==> flow/design.v <==
`timescale 1 ns / 100 ps
module sign_ext_16_32(d, q);
	input [15:0] d;
	output [31:0] q;
	assign q = { {16{d[15]}}, d};
endmodule
`timescale 1ns/1ps
module alu(alucont, rd1, rd2, res, zero);
	input [3:0] alucont;
	input [31:0] rd1;
	input [31:0] rd2;
	output reg [31:0] res;
	output wire zero;
	localparam AND 	= 4'b0000;
	localparam OR 	= 4'b0001;
	localparam ADD 	= 4'b0010;
	localparam SUB 	= 4'b0110;
	localparam SLT 	= 4'b0111;
	localparam NOR 	= 4'b1100;
	always @(*) begin
		case(alucont)
			AND		: begin
				res = rd1 & rd2;
			end
			OR 		: begin
				res = rd1 | rd2;
			end
			ADD 	: begin
				res = rd1 + rd2;
			end
			SUB 	: begin
				res = rd1 - rd2;
			end
			SLT 	: begin
				res = (rd1 < rd2) ? 1 : 0;
			end
			NOR 	: begin
				res = ~(rd1 | rd2);
			end
			default	: begin
				res = 32'b0;
			end
		endcase
	end
	assign zero = ~(|res);
endmodule
`timescale 1ns/1ns
module register_file(clk, ra1, ra2, wa, wd, rd1, rd2, regwrite);
	input clk;
	input [4:0] ra1;
	input [4:0] ra2;
	input [4:0] wa;
	input [31:0] wd;
	output reg [31:0] rd1;
	output reg [31:0] rd2;
	input regwrite;
	reg [31:0] memory [1:31];
	always @(*) begin
		rd1 = (ra1 == 5'd0) ? 32'b0 : memory[ra1];
		rd2 = (ra2 == 5'd0) ? 32'b0 : memory[ra2];
	end
	always @(posedge clk) begin
		if(regwrite && (wa != 5'd0))
			memory[wa] <= wd;	
	end
endmodule
`timescale 1ns/1ns
module single_cycle_mips_32(clk, rst, imem_addr, imem_rdata, dmem_addr,
	dmem_wdata, dmem_we, dmem_rdata);
	input clk;
	input rst;
	output [31:0] imem_addr;
	input [31:0] imem_rdata;
	output [31:0] dmem_addr;
	output [31:0] dmem_wdata;
	output dmem_we;
	input [31:0] dmem_rdata;
	localparam R_TYPE 		= 6'b000000;
	localparam LOAD_WORD 	= 6'b100011;
	localparam STORE_WORD 	= 6'b101011;
	localparam BRANCH_EQ	= 6'b000100;
	localparam JUMP 		= 6'b000010;
	reg RegDst;
	reg Branch;
	reg MemRead;
	reg MemToReg;
	reg [1:0] AluOP;
	reg MemWrite;
	reg ALUSrc;
	reg RegWrite;
	reg Jump;
	wire [31:0] instruction;
	always @(*) begin
		case(instruction[31:26])
			R_TYPE 	: begin
				RegDst <= 1'b1;
				ALUSrc <= 1'b0;
				MemToReg <= 1'b0;
				RegWrite <= 1'b1;
				MemRead <= 1'b0;
				MemWrite <= 1'b0;
				Branch <= 1'b0;
				AluOP <= 2'b10;
				Jump <= 1'b0;
			end
			LOAD_WORD 	: begin
				RegDst <= 1'b0;
				ALUSrc <= 1'b1;
				MemToReg <= 1'b1;
				RegWrite <= 1'b1;
				MemRead <= 1'b1;
				MemWrite <= 1'b0;
				Branch <= 1'b0;
				AluOP <= 2'b00;
				Jump <= 1'b0;
			end
			STORE_WORD 	: begin
				RegDst <= 1'b0;
				ALUSrc <= 1'b1;
				MemToReg <= 1'b0;
				RegWrite <= 1'b0;
				MemRead <= 1'b0;
				MemWrite <= 1'b1; 
				Branch <= 1'b0;
				AluOP <= 2'b00;
				Jump <= 1'b0;
			end
			BRANCH_EQ 	: begin
				RegDst <= 1'b0;
				ALUSrc <= 1'b0;
				MemToReg <= 1'b0;
				RegWrite <= 1'b0;
				MemRead <= 1'b0;
				MemWrite <= 1'b0;
				Branch = 1'b1;
				AluOP <= 2'b01;
				Jump <= 1'b0;
			end
			JUMP 	: begin
				RegDst <= 1'b0;
				ALUSrc <= 1'b0;
				MemToReg <= 1'b0;
				RegWrite <= 1'b0;
				MemRead <= 1'b0;
				MemWrite <= 1'b0;
				Branch = 1'b0;
				AluOP <= 2'b00;
				Jump <= 1'b1;
			end
			default begin
				RegDst <= 1'b0;
				ALUSrc <= 1'b0;
				MemToReg <= 1'b0;
				RegWrite <= 1'b0;
				MemRead <= 1'b0;
				MemWrite <= 1'b0;
				Branch = 1'b0;
				AluOP <= 2'b00;
				Jump <= 1'b0;
			end
		endcase
	end
	wire [31:0] next_instruction;
	reg [31:0] program_counter;
	always @(posedge clk or posedge rst) begin
		if (rst) begin
			program_counter <= 32'b0;
		end
		else begin
			program_counter <= next_instruction;	
		end
	end
	wire [31:0] program_counter_plus_4;
	assign program_counter_plus_4 = program_counter + 4;
	assign imem_addr = program_counter;
	assign instruction = imem_rdata;
	wire [4:0] write_address;
	assign write_address = RegDst ? instruction[15:11] : instruction[20:16];
	wire [31:0] write_data;
	wire [31:0] read_data_1;
	wire [31:0] read_data_2;
	register_file reg_file(
		.clk(clk),
		.ra1(instruction[25:21]),
		.ra2(instruction[20:16]),
		.wa(write_address),
		.wd(write_data),
		.rd1(read_data_1),
		.rd2(read_data_2),
		.regwrite(RegWrite)
		);
	wire [31:0] sign_extended_immediate_16;
	sign_ext_16_32 sign_ext(
		.d(instruction[15:0]),
		.q(sign_extended_immediate_16)
		);
	reg [3:0] alu_control;
	localparam AND 	= 4'b0000;
	localparam OR 	= 4'b0001;
	localparam ADD 	= 4'b0010;
	localparam SUB 	= 4'b0110;
	localparam SLT 	= 4'b0111;
	localparam NOR 	= 4'b1100;
	wire [5:0] funct_control;
	assign funct_control = instruction[5:0];
	always @(*) begin
		if (~AluOP[1] && ~AluOP[0]) begin
			alu_control <= ADD;
		end
		else if (AluOP[0]) begin
			alu_control <= SUB;
		end
		else if(AluOP[1]) begin
			if(funct_control[3:0] == 4'b0000)
				alu_control <= ADD;
			else if(funct_control[3:0] == 4'b0010)
				alu_control <= SUB;
			else if(funct_control[3:0] == 4'b0100)
				alu_control <= AND;
			else if(funct_control[3:0] == 4'b0101)
				alu_control <= OR;
			else if(funct_control[3:0] == 4'b1010)
				alu_control <= SLT;
			else if(funct_control[3:0] == 4'b0111)
				alu_control <= NOR;
			else
				alu_control <= 4'b0000;
		end
		else
			alu_control <= 4'b0000;
	end
	wire [31:0] alu_input_1;
	wire [31:0] alu_input_2;
	wire [31:0] alu_result;
	wire alu_zero;
	assign alu_input_1 = read_data_1;
	assign alu_input_2 = ALUSrc ? sign_extended_immediate_16 : read_data_2;
	alu alu(
		.alucont(alu_control),
		.rd1(alu_input_1),
		.rd2(alu_input_2),
		.res(alu_result),
		.zero(alu_zero)
		);
	wire [31:0] address_calc;
	wire [31:0] immediate_shift_left_2;
	wire PCSrc;
	wire [31:0] pre_jump_inst;
	wire [31:0] jump_address;
	assign jump_address = {program_counter_plus_4[31:28], instruction[25:0], 2'b0};
	assign PCSrc = Branch & alu_zero;
	assign immediate_shift_left_2 = {sign_extended_immediate_16[29:0], 2'b0};
	assign address_calc = program_counter_plus_4 + immediate_shift_left_2;
	assign pre_jump_inst = PCSrc ? address_calc : program_counter_plus_4;
	assign next_instruction = Jump ? jump_address : pre_jump_inst;
	wire [31:0] data_mem_data;
	assign dmem_addr = alu_result;
	assign dmem_wdata = read_data_2;
	assign dmem_we = MemWrite;
	assign data_mem_data = dmem_rdata;
	assign write_data = MemToReg ? data_mem_data : alu_result;
endmodule
# Reports on single_cycle_mips_32
# Tool output for the design above, in the order of the flow.
# Lines are those of the file above, counted from 1.
# Not given: --
# inputs
top_module,single_cycle_mips_32
clk_port,clk
lib,sky130hd
corner,tt_025C_1v80

# Word-level counts
# Source: Yosys, flattened and elaborated, memories not mapped. Widths are those after wreduce; folded enables and synchronous resets count as part of the registers. Registers that Yosys merges into a memory's read port (data or address) are not register bits. Print and check cells do not count. Equal cells are merged and count once.
# Yosys's memory passes give these memory sizes; they may raise the number of words (mostly to a power of two), join words into wider ones and drop unused or constant bits.
# bits
regBits,32
ramBits,992
n_memories,1
output_inout_bits,97
word_cells,68
# classes
n_addsub,4
compare,1
n_eq,14
mux,29
bitwise,7
reduce_logical,11
# mem_list
name,size,width,read_ports,write_ports,line,rtl
reg_file.memory,31,32,2,1,57,reg [31:0] memory [1:31];
# ops
op,count
2-to-1 mux 32 bit,7
parallel mux 32 bit (select 6 bit),1
adder 32 bit,2
2-to-1 mux 4 bit,9
adder 32 x 3 -> 32 bit (second input constant),1
subtractor 32 bit,1
less-than comparator 32 bit,1
AND 32 bit,1
OR 32 bit,1
inverter 32 bit,1
OR reduction 32 bit,1
== test 4 x 3 -> 1 bit (second input constant),5
== test 6 bit (second input constant),2
logical NOT 5 bit,2
2-to-1 mux 5 bit,2
2-to-1 mux 1 bit,9
== test 4 x 2 -> 1 bit (second input constant),2
== test 4 bit (second input constant),2
logical NOT 4 bit,2
== test 6 x 2 -> 1 bit (second input constant),1
== test 6 x 3 -> 1 bit (second input constant),1
logical NOT 6 bit,1
nonzero test 5 bit,1
OR reduction 2 bit,2
== test 4 x 1 -> 1 bit (second input constant),1
parallel mux 2 bit (select 2 bit),1
inverter 1 bit,3
logical AND 1 bit,2
AND 1 bit,1

# Depth
# Depth = most cells in a row (Yosys ltp): at word level without a register or memory, in the mapped netlist without a sequential cell, where the memories' decode and read muxes count.
# depth
depth_word,17
abc_area,0
ltp_mapped,31
ltp_nobuf,24

# Synthesis result
# Yosys stat after the flow's synthesis: flattened, memories mapped to cells. It holds for the ABC_AREA given above (unset counts as 0); a run with the other value may have another netlist.
# types
cell_type,count,area_total_um2
sky130_fd_sc_hd__edfxtp_1,992,2.98E+04
sky130_fd_sc_hd__mux4_2,468,1.05E+04
sky130_fd_sc_hd__mux2i_1,197,1.97E+03
sky130_fd_sc_hd__ha_1,126,1.58E+03
sky130_fd_sc_hd__a21oi_1,242,1.21E+03
sky130_fd_sc_hd__mux2_2,85,957.168
sky130_fd_sc_hd__nor2_1,241,904.618
sky130_fd_sc_hd__dfrtp_1,30,750.72
sky130_fd_sc_hd__clkbuf_1,194,728.198
sky130_fd_sc_hd__xnor2_1,69,604.33
sky130_fd_sc_hd__o21ai_0,113,565.542
sky130_fd_sc_hd__nand2_1,147,551.779
sky130_fd_sc_hd__inv_1,122,457.939
sky130_fd_sc_hd__o221ai_1,34,297.786
sky130_fd_sc_hd__a221oi_1,33,289.027
sky130_fd_sc_hd__a221o_1,25,250.24
sky130_fd_sc_hd__a211oi_1,32,240.23
sky130_fd_sc_hd__nor3_1,43,215.206
# Other cell types: 68; their cells: 484.
# synth_totals
cell_count,3677
mapped_area_um2,55294.3
seq_area_um2,30539.3
flip_flops,1022
# The figures by module come from a second, unflattened synthesis with its own total; it is not the netlist above.
# hier_totals
hier_cells,4042
hier_area_um2,57024.7
# Each row is one instance without its submodules.
# modules
module,n_inst,cells,area_um2
register_file,1,2601,46498.3
alu,1,883,5957.0
single_cycle_mips_32,1,526,4329.2
sign_ext_16_32,1,32,240.2

# Timing after synthesis
# OpenSTA on the mapped netlist: ideal clock, no wires. The path of least setup slack (recovery checks aside). Input and output delay are each 20% of the period. Register names are those of the netlist, which keeps one name where synthesis merged equal registers.
# synth_timing
kind,input-to-output
startpoint,input port imem_rdata[21]
endpoint,output port dmem_addr[24]
clock_period_ns,12.0
launch_ns,2.400
arrival_time_ns,8.191
t_required_ns,9.600
path_slack_ns,1.409
path_delay_ns,5.791
stages,23
path_buffers,5
period_less_setup_slack_ns,10.591
# "path_delay_ns" = arrival - input delay + setup time.
# A path that ends at an output port has no setup time.
# "stages": output pins that drive a net of the path, with the launching flip-flop's if there is one; two outputs of one cell count as two.
# "period_less_setup_slack_ns" is the clock period less the worst setup slack; recovery checks do not enter. This is arithmetic on one report: input and output delays are still those of the set period (20% each).
# Between the ends stands the longest chain of elaborated cells between them, by number of cells; it is not shown to be the way that was timed. Of several equally long chains one is given.
# Each line given opens the expression or statement behind the cell; cells for indexed reads and writes are added by Yosys, which also makes memories of some case tables.
# A memory read counts as a cell of the chain, while the word-level depth stops at memories.
# synth_via
cell_sequence,sky130_fd_sc_hd__clkbuf_1 sky130_fd_sc_hd__clkbuf_1 sky130_fd_sc_hd__clkbuf_1 sky130_fd_sc_hd__clkbuf_1 sky130_fd_sc_hd__buf_1 sky130_fd_sc_hd__mux2i_1 sky130_fd_sc_hd__o221ai_1 sky130_fd_sc_hd__a221oi_1 sky130_fd_sc_hd__nor2_1 sky130_fd_sc_hd__nand2_1 sky130_fd_sc_hd__inv_1 sky130_fd_sc_hd__ha_1 sky130_fd_sc_hd__fa_1 sky130_fd_sc_hd__a211oi_2 sky130_fd_sc_hd__o211ai_1 sky130_fd_sc_hd__a32oi_1 sky130_fd_sc_hd__nand2_1 sky130_fd_sc_hd__a311o_1 sky130_fd_sc_hd__nand4_1 sky130_fd_sc_hd__a21oi_1 sky130_fd_sc_hd__o311ai_0 sky130_fd_sc_hd__mux2i_1 sky130_fd_sc_hd__o2bb2ai_1
elab_chain_cells,5
cone_cells,9
cone_classes,add/sub (2); mux (2); logic (3); reduce/logical (1); memory (1)
# synth_lines
element,line,rtl
"start, declared",73,input [31:0] imem_rdata;
memory read (31 x 32 bit),57,reg [31:0] memory [1:31];
2-to-1 mux 32 bit,59,rd1 = (ra1 == 5'd0) ? 32'b0 : memory[ra1];
OR 32 bit,38,res = ~(rd1 | rd2);
inverter 32 bit,38,
parallel mux 32 bit (select 6 bit),21,case(alucont)
"end, declared",74,output [31:0] dmem_addr;

# Path in the finished layout
# Path of least setup slack in the final report of job 1 (OpenROAD, finished layout, wires in). Where an end is a register, its clock arrival counts in the times.
# layout_timing
kind,input-to-output
startpoint,input port imem_rdata[17]
endpoint,output port dmem_addr[27]
clock_period_ns,11.4
launch_ns,2.28
arrival_time_ns,8.81
t_required_ns,9.12
path_slack_ns,0.31
stages,20
path_buffers,4
# Between the ends stands the longest chain of elaborated cells between them, by number of cells; it is not shown to be the way that was timed. Of several equally long chains one is given.
# A memory read counts as a cell of the chain, while the word-level depth stops at memories.
# layout_via
cell_sequence,sky130_fd_sc_hd__buf_8 sky130_fd_sc_hd__nand2b_1 sky130_fd_sc_hd__buf_4 sky130_fd_sc_hd__nor2_1 sky130_fd_sc_hd__nor2_1 sky130_fd_sc_hd__o21ai_0 sky130_fd_sc_hd__o22ai_1 sky130_fd_sc_hd__nor3b_1 sky130_fd_sc_hd__o21ai_0 sky130_fd_sc_hd__buf_4 sky130_fd_sc_hd__o21ai_0 sky130_fd_sc_hd__ha_1 sky130_fd_sc_hd__nand4_1 sky130_fd_sc_hd__nor2_1 sky130_fd_sc_hd__nand2_1 sky130_fd_sc_hd__nor2_1 sky130_fd_sc_hd__a21oi_1 sky130_fd_sc_hd__o2111ai_1 sky130_fd_sc_hd__a2bb2oi_1 sky130_fd_sc_hd__clkdlybuf4s50_1
elab_chain_cells,6
cone_cells,10
cone_classes,add/sub (2); mux (3); logic (3); reduce/logical (1); memory (1)
# layout_lines
element,line,rtl
"start, declared",73,input [31:0] imem_rdata;
memory read (31 x 32 bit),57,reg [31:0] memory [1:31];
2-to-1 mux 32 bit,60,rd2 = (ra2 == 5'd0) ? 32'b0 : memory[ra2];
2-to-1 mux 32 bit,237,assign alu_input_2 = ALUSrc ? sign_extended_immediate_16 : read_data_2;
OR 32 bit,38,res = ~(rd1 | rd2);
inverter 32 bit,38,
parallel mux 32 bit (select 6 bit),21,case(alucont)
"end, declared",74,output [31:0] dmem_addr;

# Below are 6 stored runs of the flow (Yosys, OpenROAD; platform sky130hd) on single_cycle_mips_32, each with its settings and what was measured, unordered. Constraints: input delay and output delay 20% of the set period each, output load 0.01 pF.
# By "period_reached_ns" is meant the clock period of the run minus its worst setup slack. This is arithmetic on one report: input and output delays are still those of the set period (20% each).
# By "worst_setup_path_time_ns" is meant the share of the clock period that the worst setup path is allowed (20% is reserved at inputs, 20% at outputs), minus its slack. Clock arrival times at its registers enter into it.
# "fin_power_mw" is the tool's figure for a default switching activity; nothing was simulated.
# Among the settings, n/a means not set for that run.
# A result given as n/a is not shown for that run.
run,CORE_UTILIZATION,period_ns,CAP_MARGIN,CORE_MARGIN,SLEW_MARGIN,CELL_PAD_IN_SITES_GLOBAL_PLACEMENT,CORE_ASPECT_RATIO,CTS_CLUSTER_SIZE,MAX_ROUTING_LAYER,MIN_ROUTING_LAYER,PLACE_DENSITY,SETUP_SLACK_MARGIN,ABC_AREA,CELL_PAD_IN_SITES_DETAIL_PLACEMENT,CTS_CLUSTER_DIAMETER,GPL_ROUTABILITY_DRIVEN,HOLD_SLACK_MARGIN,die_area_um2,fin_util_pct,period_reached_ns,final_stdcell_area_um2,worst_setup_path_time_ns,worst_path_kind,synth_area_um2,setupTns_ns,fin_power_mw,worst_setup_slack_ns,fin_hold_ws_ns
job 1,40,11.4,20,2,20,n/a,n/a,n/a,n/a,n/a,n/a,n/a,n/a,n/a,n/a,n/a,n/a,141226.0,46.1,11.086,63299.5,6.53,input-to-output,55294.3,0.000,10.831,0.314,0.595
job 2,63,13.8,20,9,25,3,1.53,82,met5,met2,0.52,1.63,n/a,n/a,n/a,n/a,n/a,n/a,n/a,n/a,n/a,n/a,n/a,n/a,n/a,n/a,n/a,n/a
job 3,26,12.0,30,9,35,1,1.32,67,met5,met2,n/a,n/a,1,1,147,0,-0.09,244044.0,28.9,11.155,65103.7,6.36,input-to-output,58870.2,0.000,8.854,0.845,0.666
job 4,40,12.0,20,2,20,n/a,n/a,n/a,n/a,n/a,n/a,n/a,n/a,n/a,n/a,n/a,n/a,141226.0,46.1,11.171,63238.2,6.37,input-to-output,55294.3,0.000,10.280,0.829,0.612
job 5,40,11.4,20,2,20,n/a,n/a,n/a,n/a,n/a,n/a,0.02,n/a,n/a,n/a,n/a,n/a,141226.0,46.1,11.086,63299.5,6.53,input-to-output,55294.3,0.000,10.831,0.314,0.595
job 6,43,12.0,30,9,35,1,1.32,67,met5,n/a,n/a,n/a,1,1,89,0,-0.09,150680.0,47.7,11.035,64682.0,6.23,input-to-output,58870.2,0.000,9.410,0.965,0.644
# Job 2: incomplete, placement halted on GPL-0301
